==> flow/design.v <==
module convolver #(
    parameter N = 16,   
    parameter Q = 12,   
    parameter n = 416,  
    parameter k = 3,    
    parameter s = 1,    
    parameter NUM_MAC = 8  
)(
    input wire clk,
    input wire rst,
    input wire en,
    input wire [N-1:0] activation_in,
    input wire [(k*k*N)-1:0] weight, 
    input wire [N-1:0] batch_gamma,  
    input wire [N-1:0] batch_beta,   
    output wire [N-1:0] conv_out
);
    reg [N-1:0] line_buffer [(k-1)*n-1:0];
    wire [N-1:0] window_buffer [0:k*k-1];
    integer i;
    always @(posedge clk) begin
        if (rst) begin
            for (i = 0; i < (k-1)*n; i = i + 1) begin
                line_buffer[i] <= 0;
            end
        end else if (en) begin
            for (i = (k-1)*n-1; i > 0; i = i - 1) begin
                line_buffer[i] <= line_buffer[i-1];
            end
            line_buffer[0] <= activation_in;  
        end
    end
    genvar x, y;
    generate
        for (y = 0; y < k; y = y + 1) begin : window_row
            for (x = 0; x < k; x = x + 1) begin : window_col
                if (y == k-1) begin
                    assign window_buffer[y*k + x] = line_buffer[x];  
                end else begin
                    assign window_buffer[y*k + x] = line_buffer[y*n + x];
                end
            end
        end
    endgenerate
    reg [N-1:0] conv_temp;
    always @(*) begin
        conv_temp = 0;
        for (i = 0; i < k*k; i = i + 1) begin
            conv_temp = conv_temp + (($signed(window_buffer[i]) * $signed(weight[i*N +: N])) >>> Q);
        end
    end
    wire [N-1:0] bn_out;
    assign bn_out = (conv_temp * batch_gamma) + batch_beta;
    assign conv_out = (bn_out[N-1]) ? (bn_out >>> 3) : bn_out;  
endmodule
Hand-over note for convolver

Step by step through the tools: convolver. Module convolver before and after one edit of its RTL, step after step. Lines under "original" count in the file above, lines under "edited" in the edited file. "change" is "edited" less "original", of the values as shown; "rel. change" is that difference over "original", in percent. Not given: -

Design top: convolver. Clock port: clk. Cell library: sky130hd. Library corner: tt_025C_1v80.

Diff. Unified diff, file above to edited file. The edited RTL no longer does the same as the RTL above: the edit was made by script, with no optimisation intended.

```diff
@@ -11,9 +11,11 @@
     input wire en,
     input wire [N-1:0] activation_in,
-    input wire [(k*k*N)-1:0] weight, 
+    input wire [(k*k*N)-1:0] weight_pad, 
     input wire [N-1:0] batch_gamma,  
     input wire [N-1:0] batch_beta,   
     output wire [N-1:0] conv_out
 );
+    reg [(k*k*N)-1:0] weight;
+    always @(posedge clk) weight <= weight_pad;
     reg [N-1:0] line_buffer [(k-1)*n-1:0];
     wire [N-1:0] window_buffer [0:k*k-1];
```

Elaborated design. Counts by Yosys on the flattened word-level netlist (proc, flatten, opt, wreduce). Print and check cells are left out. Cells with the same type and inputs are merged into one.

Cells by class: add/sub/neg operators (original 9, edited 9, change 0, rel. change 0.00%); multiply operators (original 10, edited 10, change 0, rel. change 0.00%); multiplexer cells (original 1, edited 1, change 0, rel. change 0.00%).

Operator kinds equal on both sides are left out: 12.

Bit counts: register bits (original 6704, edited 6848, change +144, rel. change +2.15%); input bits (original 195, edited 195, change 0, rel. change 0.00%); output and inout port bits (original 16, edited 16, change 0, rel. change 0.00%); elaborated cells (original 439, edited 440, change +1, rel. change +0.23%).

Longest topological paths. Depth = most cells in a row (Yosys ltp): at word level without a register or memory, in the mapped netlist without a sequential cell, where the memories' decode and read muxes count.

Depth: word-level depth (original 12, edited 12, change 0, rel. change 0.00%); ABC_AREA (original 0, edited 0); depth in mapped cells (original 54, edited 54, change 0, rel. change 0.00%); depth with buffers taken out (original 51, edited 51, change 0, rel. change 0.00%).

Netlist. Yosys stat after the flow's synthesis: flattened, memories mapped to cells. It holds for the ABC_AREA given above (unset counts as 0); a run with the other value may have another netlist.

Cell types: sky130_fd_sc_hd__dfxtp_1 (original 6704, edited 6848, change +144, rel. change +2.15%); sky130_fd_sc_hd__xnor2_1 (original 244, edited 249, change +5, rel. change +2.05%); sky130_fd_sc_hd__xor2_1 (original 72, edited 67, change -5, rel. change -6.94%); sky130_fd_sc_hd__a31oi_1 (original 3, edited 7, change +4, rel. change +133.33%); sky130_fd_sc_hd__nor2_1 (original 6740, edited 6737, change -3, rel. change -0.04%); sky130_fd_sc_hd__a21oi_1 (original 33, edited 36, change +3, rel. change +9.09%); sky130_fd_sc_hd__clkbuf_1 (original 1280, edited 1282, change +2, rel. change +0.16%); sky130_fd_sc_hd__buf_1 (original 402, edited 400, change -2, rel. change -0.50%); sky130_fd_sc_hd__a21o_1 (original 13, edited 11, change -2, rel. change -15.38%); sky130_fd_sc_hd__and3_1 (original 10, edited 8, change -2, rel. change -20.00%); sky130_fd_sc_hd__a41oi_1 (original 4, edited 2, change -2, rel. change -50.00%); sky130_fd_sc_hd__o21bai_1 (original 2, edited 4, change +2, rel. change +100.00%); sky130_fd_sc_hd__inv_1 (original 1178, edited 1179, change +1, rel. change +0.08%); sky130_fd_sc_hd__nand2_1 (original 789, edited 790, change +1, rel. change +0.13%); sky130_fd_sc_hd__and2_1 (original 528, edited 529, change +1, rel. change +0.19%); sky130_fd_sc_hd__o21ai_0 (original 26, edited 27, change +1, rel. change +3.85%); sky130_fd_sc_hd__nor3_1 (original 12, edited 11, change -1, rel. change -8.33%); sky130_fd_sc_hd__a41o_1 (original 8, edited 7, change -1, rel. change -12.50%).

Cell types equal on both sides are left out: 26. The list need not be complete.

Synthesis totals: mapped cells (original 26138, edited 26286, change +148, rel. change +0.57%); mapped area (um2) (original 269988.9, edited 272889.2, change +2900.3, rel. change +1.07%); sequential area (um2) (original 134208.7, edited 137091.5, change +2882.8, rel. change +2.15%); flip-flops (original 6704, edited 6848, change +144, rel. change +2.15%); buffer cells (original 1691, edited 1691, change 0, rel. change 0.00%).

Timing after synthesis. OpenSTA on the mapped netlist: ideal clock, no wires. The path of least setup slack (recovery checks aside). Input and output delay are each 20% of the period. Register names are those of the netlist, which keeps one name where synthesis merged equal registers.

Timing path after synthesis: kind (original in2out, edited reg2out); start point (original input weight[129], edited register line_buffer[2][7]); end point (original output conv_out[11], edited output conv_out[11]); clock period (ps) (original 28000, edited 28000, change 0, rel. change 0.00%); input delay (ps) (original 5600); output delay (ps) (original 5600, edited 5600, change 0, rel. change 0.00%); time at the first pin (ps) (original 5600, edited 0, change -5600, rel. change -100.00%); arrival (ps) (original 18132, edited 12908, change -5224, rel. change -28.81%); required time (ps) (original 22400, edited 22400, change 0, rel. change 0.00%); slack (ps) (original 4268, edited 9492, change +5224); path delay (ps) (original 12532, edited 12908, change +376, rel. change +3.00%); stages (original 47, edited 48, change +1, rel. change +2.13%); buffers on the path (original 3, edited 4, change +1, rel. change +33.33%); synthesis period reached (ps) (original 23732, edited 18508, change -5224, rel. change -22.01%).

"path delay" = arrival - input delay + setup time. A path that ends at an output port has no setup time. "stages": output pins that drive a net of the path, with the launching flip-flop's if there is one; two outputs of one cell count as two. "synthesis period reached" = period - worst setup slack (recovery checks aside). The figure is calculated, with input and output delays left at 20% of the set period. The rows between start and end are the longest chain of elaborated cells between them; the timing report does not say that the signal goes this way. Where chains are equally long, one stands for them. A line is the first line of the expression or statement that the cell stems from. Yosys adds cells for indexed reads and writes and turns some case tables into memories.

On the way, after synthesis, original:
Cell sequence: sky130_fd_sc_hd__clkbuf_1 > sky130_fd_sc_hd__nand2_1 > sky130_fd_sc_hd__fa_1 > sky130_fd_sc_hd__inv_1 > sky130_fd_sc_hd__fa_1 > sky130_fd_sc_hd__fa_1 > sky130_fd_sc_hd__inv_1 > sky130_fd_sc_hd__fa_1 > sky130_fd_sc_hd__inv_1 > sky130_fd_sc_hd__fa_1 > sky130_fd_sc_hd__fa_1 > sky130_fd_sc_hd__ha_1 > sky130_fd_sc_hd__o21ai_0 > sky130_fd_sc_hd__nor2_1 > sky130_fd_sc_hd__o2bb2ai_1 > sky130_fd_sc_hd__a311oi_1 > sky130_fd_sc_hd__o21ai_0 > sky130_fd_sc_hd__xnor2_1 > [... 11 more ...] > sky130_fd_sc_hd__nand2_1 > sky130_fd_sc_hd__fa_1 > sky130_fd_sc_hd__fa_1 > sky130_fd_sc_hd__inv_1 > sky130_fd_sc_hd__fa_1 > sky130_fd_sc_hd__fa_1 > sky130_fd_sc_hd__inv_1 > sky130_fd_sc_hd__fa_1 > sky130_fd_sc_hd__inv_1 > sky130_fd_sc_hd__ha_1 > sky130_fd_sc_hd__or3_1 > sky130_fd_sc_hd__a31oi_1 > sky130_fd_sc_hd__nor2b_1 > sky130_fd_sc_hd__a21oi_1 > sky130_fd_sc_hd__o21ai_2 > sky130_fd_sc_hd__xnor2_4 > sky130_fd_sc_hd__buf_6 > sky130_fd_sc_hd__mux2i_1. For length of the longest elaborated chain the number is 5. Elaborated cells between the ends (all ways): 5. The entry for source lines of those cells reads 3. Classes of those cells: add/sub (2); mul (2); mux (1).

Ends and longest elaborated chain, after synthesis, original: start, declared (line 13) `input wire [(k*k*N)-1:0] weight,`; multiplier 16 x 16 -> 16 bit (line 49) `conv_temp = conv_temp + (($signed(window_buffer[i]) * $signed(weight[i*N +: N])) >>> Q);`; adder 11 x 4 -> 12 bit (line 49); multiplier 12 x 16 -> 16 bit (line 53) `assign bn_out = (conv_temp * batch_gamma) + batch_beta;`; adder 16 bit (line 53); 2-to-1 mux 15 bit (line 54) `assign conv_out = (bn_out[N-1]) ? (bn_out >>> 3) : bn_out;`; end, declared (line 16) `output wire [N-1:0] conv_out`.

On the way, after synthesis, edited:
Cell sequence: sky130_fd_sc_hd__dfxtp_1 > sky130_fd_sc_hd__clkbuf_1 > sky130_fd_sc_hd__clkbuf_1 > sky130_fd_sc_hd__nand2_1 > sky130_fd_sc_hd__fa_1 > sky130_fd_sc_hd__inv_1 > sky130_fd_sc_hd__fa_1 > sky130_fd_sc_hd__fa_1 > sky130_fd_sc_hd__inv_1 > sky130_fd_sc_hd__fa_1 > sky130_fd_sc_hd__inv_1 > sky130_fd_sc_hd__fa_1 > sky130_fd_sc_hd__fa_1 > sky130_fd_sc_hd__ha_1 > sky130_fd_sc_hd__a21oi_1 > sky130_fd_sc_hd__nor2b_1 > sky130_fd_sc_hd__a311o_1 > sky130_fd_sc_hd__a21oi_1 > [... 12 more ...] > sky130_fd_sc_hd__nand2_1 > sky130_fd_sc_hd__fa_1 > sky130_fd_sc_hd__fa_1 > sky130_fd_sc_hd__inv_1 > sky130_fd_sc_hd__fa_1 > sky130_fd_sc_hd__fa_1 > sky130_fd_sc_hd__inv_1 > sky130_fd_sc_hd__fa_1 > sky130_fd_sc_hd__inv_1 > sky130_fd_sc_hd__ha_1 > sky130_fd_sc_hd__or3_1 > sky130_fd_sc_hd__a31oi_1 > sky130_fd_sc_hd__nor2b_1 > sky130_fd_sc_hd__a21oi_1 > sky130_fd_sc_hd__o21ai_2 > sky130_fd_sc_hd__xnor2_4 > sky130_fd_sc_hd__buf_6 > sky130_fd_sc_hd__mux2i_1. For length of the longest elaborated chain the number is 11. Elaborated cells between the ends (all ways): 12. The entry for source lines of those cells reads 3. Classes of those cells: add/sub (8); mul (3); mux (1).

Ends and longest elaborated chain, after synthesis, edited: start, declared (line 20) `reg [N-1:0] line_buffer [(k-1)*n-1:0];`; start, assigned (line 26) `line_buffer[i] <= 0;`; start, assigned (line 30) `line_buffer[i] <= line_buffer[i-1];`; multiplier 16 x 16 -> 16 bit (line 51) `conv_temp = conv_temp + (($signed(window_buffer[i]) * $signed(weight[i*N +: N])) >>> Q);`; adder 5 x 4 -> 6 bit (line 51); adder 6 x 4 -> 7 bit (line 51); adder 7 x 4 -> 8 bit (line 51); adder 8 x 4 -> 9 bit (line 51); adder 9 x 4 -> 10 bit (line 51); adder 10 x 4 -> 11 bit (line 51); adder 11 x 4 -> 12 bit (line 51); multiplier 12 x 16 -> 16 bit (line 55) `assign bn_out = (conv_temp * batch_gamma) + batch_beta;`; adder 16 bit (line 55); 2-to-1 mux 15 bit (line 56) `assign conv_out = (bn_out[N-1]) ? (bn_out >>> 3) : bn_out;`; end, declared (line 16) `output wire [N-1:0] conv_out`.

Timing after layout. Path of least setup slack in the final report of each run of pair A (OpenROAD, finished layout, wires in). Where an end is a register, its clock arrival counts in the times. The report prints the path's times to 10 ps; the period is as set.

Timing path after layout: kind (original in2out, edited reg2out); start point (original input weight[50], edited register weight[81]); end point (original output conv_out[7], edited output conv_out[7]); clock period (ps) (original 26000, edited 26000, change 0, rel. change 0.00%); input delay (ps) (original 5200); output delay (ps) (original 5200, edited 5200, change 0, rel. change 0.00%); time at the first pin (ps) (original 5200, edited 1100, change -4100, rel. change -78.85%); arrival (ps) (original 19940, edited 16300, change -3640, rel. change -18.25%); required time (ps) (original 20800, edited 20800, change 0, rel. change 0.00%); slack (ps) (original 860, edited 4500, change +3640); stages (original 45, edited 45, change 0, rel. change 0.00%); buffers on the path (original 3, edited 1, change -2, rel. change -66.67%).

The rows between start and end are the longest chain of elaborated cells between them; the timing report does not say that the signal goes this way. Where chains are equally long, one stands for them.

On the way, after layout, original:
Cell sequence: sky130_fd_sc_hd__clkdlybuf4s50_1 > sky130_fd_sc_hd__nand2_1 > sky130_fd_sc_hd__fa_1 > sky130_fd_sc_hd__fa_1 > sky130_fd_sc_hd__fa_1 > sky130_fd_sc_hd__fa_1 > sky130_fd_sc_hd__inv_1 > sky130_fd_sc_hd__fa_1 > sky130_fd_sc_hd__inv_1 > sky130_fd_sc_hd__fa_1 > sky130_fd_sc_hd__inv_1 > sky130_fd_sc_hd__ha_1 > sky130_fd_sc_hd__o21ai_0 > sky130_fd_sc_hd__o31ai_1 > sky130_fd_sc_hd__o22ai_1 > sky130_fd_sc_hd__xor2_1 > sky130_fd_sc_hd__buf_4 > sky130_fd_sc_hd__fa_1 > [... 9 more ...] > sky130_fd_sc_hd__nand2_1 > sky130_fd_sc_hd__fa_1 > sky130_fd_sc_hd__fa_1 > sky130_fd_sc_hd__inv_1 > sky130_fd_sc_hd__fa_1 > sky130_fd_sc_hd__fa_1 > sky130_fd_sc_hd__inv_1 > sky130_fd_sc_hd__fa_1 > sky130_fd_sc_hd__inv_1 > sky130_fd_sc_hd__ha_1 > sky130_fd_sc_hd__or3_1 > sky130_fd_sc_hd__a31oi_1 > sky130_fd_sc_hd__nor2b_1 > sky130_fd_sc_hd__a21oi_1 > sky130_fd_sc_hd__o21ai_2 > sky130_fd_sc_hd__xnor2_4 > sky130_fd_sc_hd__mux2_2 > sky130_fd_sc_hd__clkdlybuf4s50_1. For length of the longest elaborated chain the number is 10. Elaborated cells between the ends (all ways): 10. The entry for source lines of those cells reads 3. Classes of those cells: add/sub (7); mul (2); mux (1).

Ends and longest elaborated chain, after layout, original: start, declared (line 13) `input wire [(k*k*N)-1:0] weight,`; multiplier 16 x 16 -> 16 bit (line 49) `conv_temp = conv_temp + (($signed(window_buffer[i]) * $signed(weight[i*N +: N])) >>> Q);`; adder 6 x 4 -> 7 bit (line 49); adder 7 x 4 -> 8 bit (line 49); adder 8 x 4 -> 9 bit (line 49); adder 9 x 4 -> 10 bit (line 49); adder 10 x 4 -> 11 bit (line 49); adder 11 x 4 -> 12 bit (line 49); multiplier 12 x 16 -> 16 bit (line 53) `assign bn_out = (conv_temp * batch_gamma) + batch_beta;`; adder 16 bit (line 53); 2-to-1 mux 15 bit (line 54) `assign conv_out = (bn_out[N-1]) ? (bn_out >>> 3) : bn_out;`; end, declared (line 16) `output wire [N-1:0] conv_out`.

On the way, after layout, edited:
Cell sequence: sky130_fd_sc_hd__dfxtp_1 > sky130_fd_sc_hd__nand2_1 > sky130_fd_sc_hd__fa_1 > sky130_fd_sc_hd__inv_1 > sky130_fd_sc_hd__fa_1 > sky130_fd_sc_hd__inv_1 > sky130_fd_sc_hd__fa_1 > sky130_fd_sc_hd__inv_1 > sky130_fd_sc_hd__fa_1 > sky130_fd_sc_hd__inv_1 > sky130_fd_sc_hd__fa_1 > sky130_fd_sc_hd__fa_1 > sky130_fd_sc_hd__inv_1 > sky130_fd_sc_hd__ha_1 > sky130_fd_sc_hd__inv_1 > sky130_fd_sc_hd__o31ai_1 > sky130_fd_sc_hd__o22ai_1 > sky130_fd_sc_hd__xor2_1 > [... 9 more ...] > sky130_fd_sc_hd__nand2_1 > sky130_fd_sc_hd__fa_1 > sky130_fd_sc_hd__fa_1 > sky130_fd_sc_hd__inv_1 > sky130_fd_sc_hd__fa_1 > sky130_fd_sc_hd__fa_1 > sky130_fd_sc_hd__inv_1 > sky130_fd_sc_hd__fa_1 > sky130_fd_sc_hd__inv_1 > sky130_fd_sc_hd__ha_1 > sky130_fd_sc_hd__or3_1 > sky130_fd_sc_hd__a31oi_1 > sky130_fd_sc_hd__nor2b_1 > sky130_fd_sc_hd__a21oi_1 > sky130_fd_sc_hd__o21ai_2 > sky130_fd_sc_hd__xnor2_4 > sky130_fd_sc_hd__mux2_2 > sky130_fd_sc_hd__clkdlybuf4s50_1. For length of the longest elaborated chain the number is 8. Elaborated cells between the ends (all ways): 8. The entry for source lines of those cells reads 3. Classes of those cells: add/sub (5); mul (2); mux (1).

Ends and longest elaborated chain, after layout, edited: start, declared (line 18) `reg [(k*k*N)-1:0] weight;`; start, assigned (line 19) `always @(posedge clk) weight <= weight_pad;`; multiplier 16 x 16 -> 16 bit (line 51) `conv_temp = conv_temp + (($signed(window_buffer[i]) * $signed(weight[i*N +: N])) >>> Q);`; adder 8 x 4 -> 9 bit (line 51); adder 9 x 4 -> 10 bit (line 51); adder 10 x 4 -> 11 bit (line 51); adder 11 x 4 -> 12 bit (line 51); multiplier 12 x 16 -> 16 bit (line 55) `assign bn_out = (conv_temp * batch_gamma) + batch_beta;`; adder 16 bit (line 55); 2-to-1 mux 15 bit (line 56) `assign conv_out = (bn_out[N-1]) ? (bn_out >>> 3) : bn_out;`; end, declared (line 16) `output wire [N-1:0] conv_out`.

Measured runs. Both versions went through the flow (Yosys, OpenROAD) with the same settings in each pair. Constraints: input delay and output delay 20% of the set period each, output load 0.01 pF.

Flow settings, pair A:
Under CORE_UTILIZATION stands 45. The figure for PLACE_DENSITY is 0.6. The entry for period_ns reads 26.0. For CAP_MARGIN the number is 20. The figure for CORE_MARGIN is 2. The figure for SLEW_MARGIN is 20.

Results, pair A: mapped cell area after synthesis (um2) (original 269988.9, edited 272889.2, change +2900.3, rel. change +1.07%); die area (um2) (original 606187.0, edited 612666.0, change +6479.0, rel. change +1.07%); area of the standard cells in the finished layout (um2) (original 301062.0, edited 305024.0, change +3962.0, rel. change +1.32%); utilization after routing (original 0.503, edited 0.504, change +0.001); setup slack of the worst path (ps) (original 856, edited 4504, change +3648); reached clock period (ps) (original 25144, edited 21496, change -3648, rel. change -14.51%).

Flow settings, pair B:
For ABC_AREA the number is 1. For CAP_MARGIN the number is 20. The entry for CELL_PAD_IN_SITES_GLOBAL_PLACEMENT reads 1. CORE_ASPECT_RATIO: 1.4. The figure for CORE_MARGIN is 4. Under CORE_UTILIZATION stands 25. MIN_ROUTING_LAYER: met1. Under PLACE_DENSITY_LB_ADDON stands 0.06. The entry for period_ns reads 45.9. The figure for SLEW_MARGIN is 20.

Results, pair B: mapped cell area after synthesis (um2) (original 266366.7, edited 269048.0, change +2681.3, rel. change +1.01%); die area (um2) (original 1082280.0, edited 1093090.0, change +10810.0, rel. change +1.00%); area of the standard cells in the finished layout (um2) (original 304257.0, edited 307849.0, change +3592.0, rel. change +1.18%); utilization after routing (original 0.286, edited 0.287, change +0.001); setup slack of the worst path (ps) (original 12513, edited 19930, change +7417); reached clock period (ps) (original 33387, edited 25970, change -7417, rel. change -22.22%).

"reached clock period" is the run's clock period less its worst setup slack. It is reckoned from that one timing run; input and output delays stay at 20% of the period that was set.

End of note.
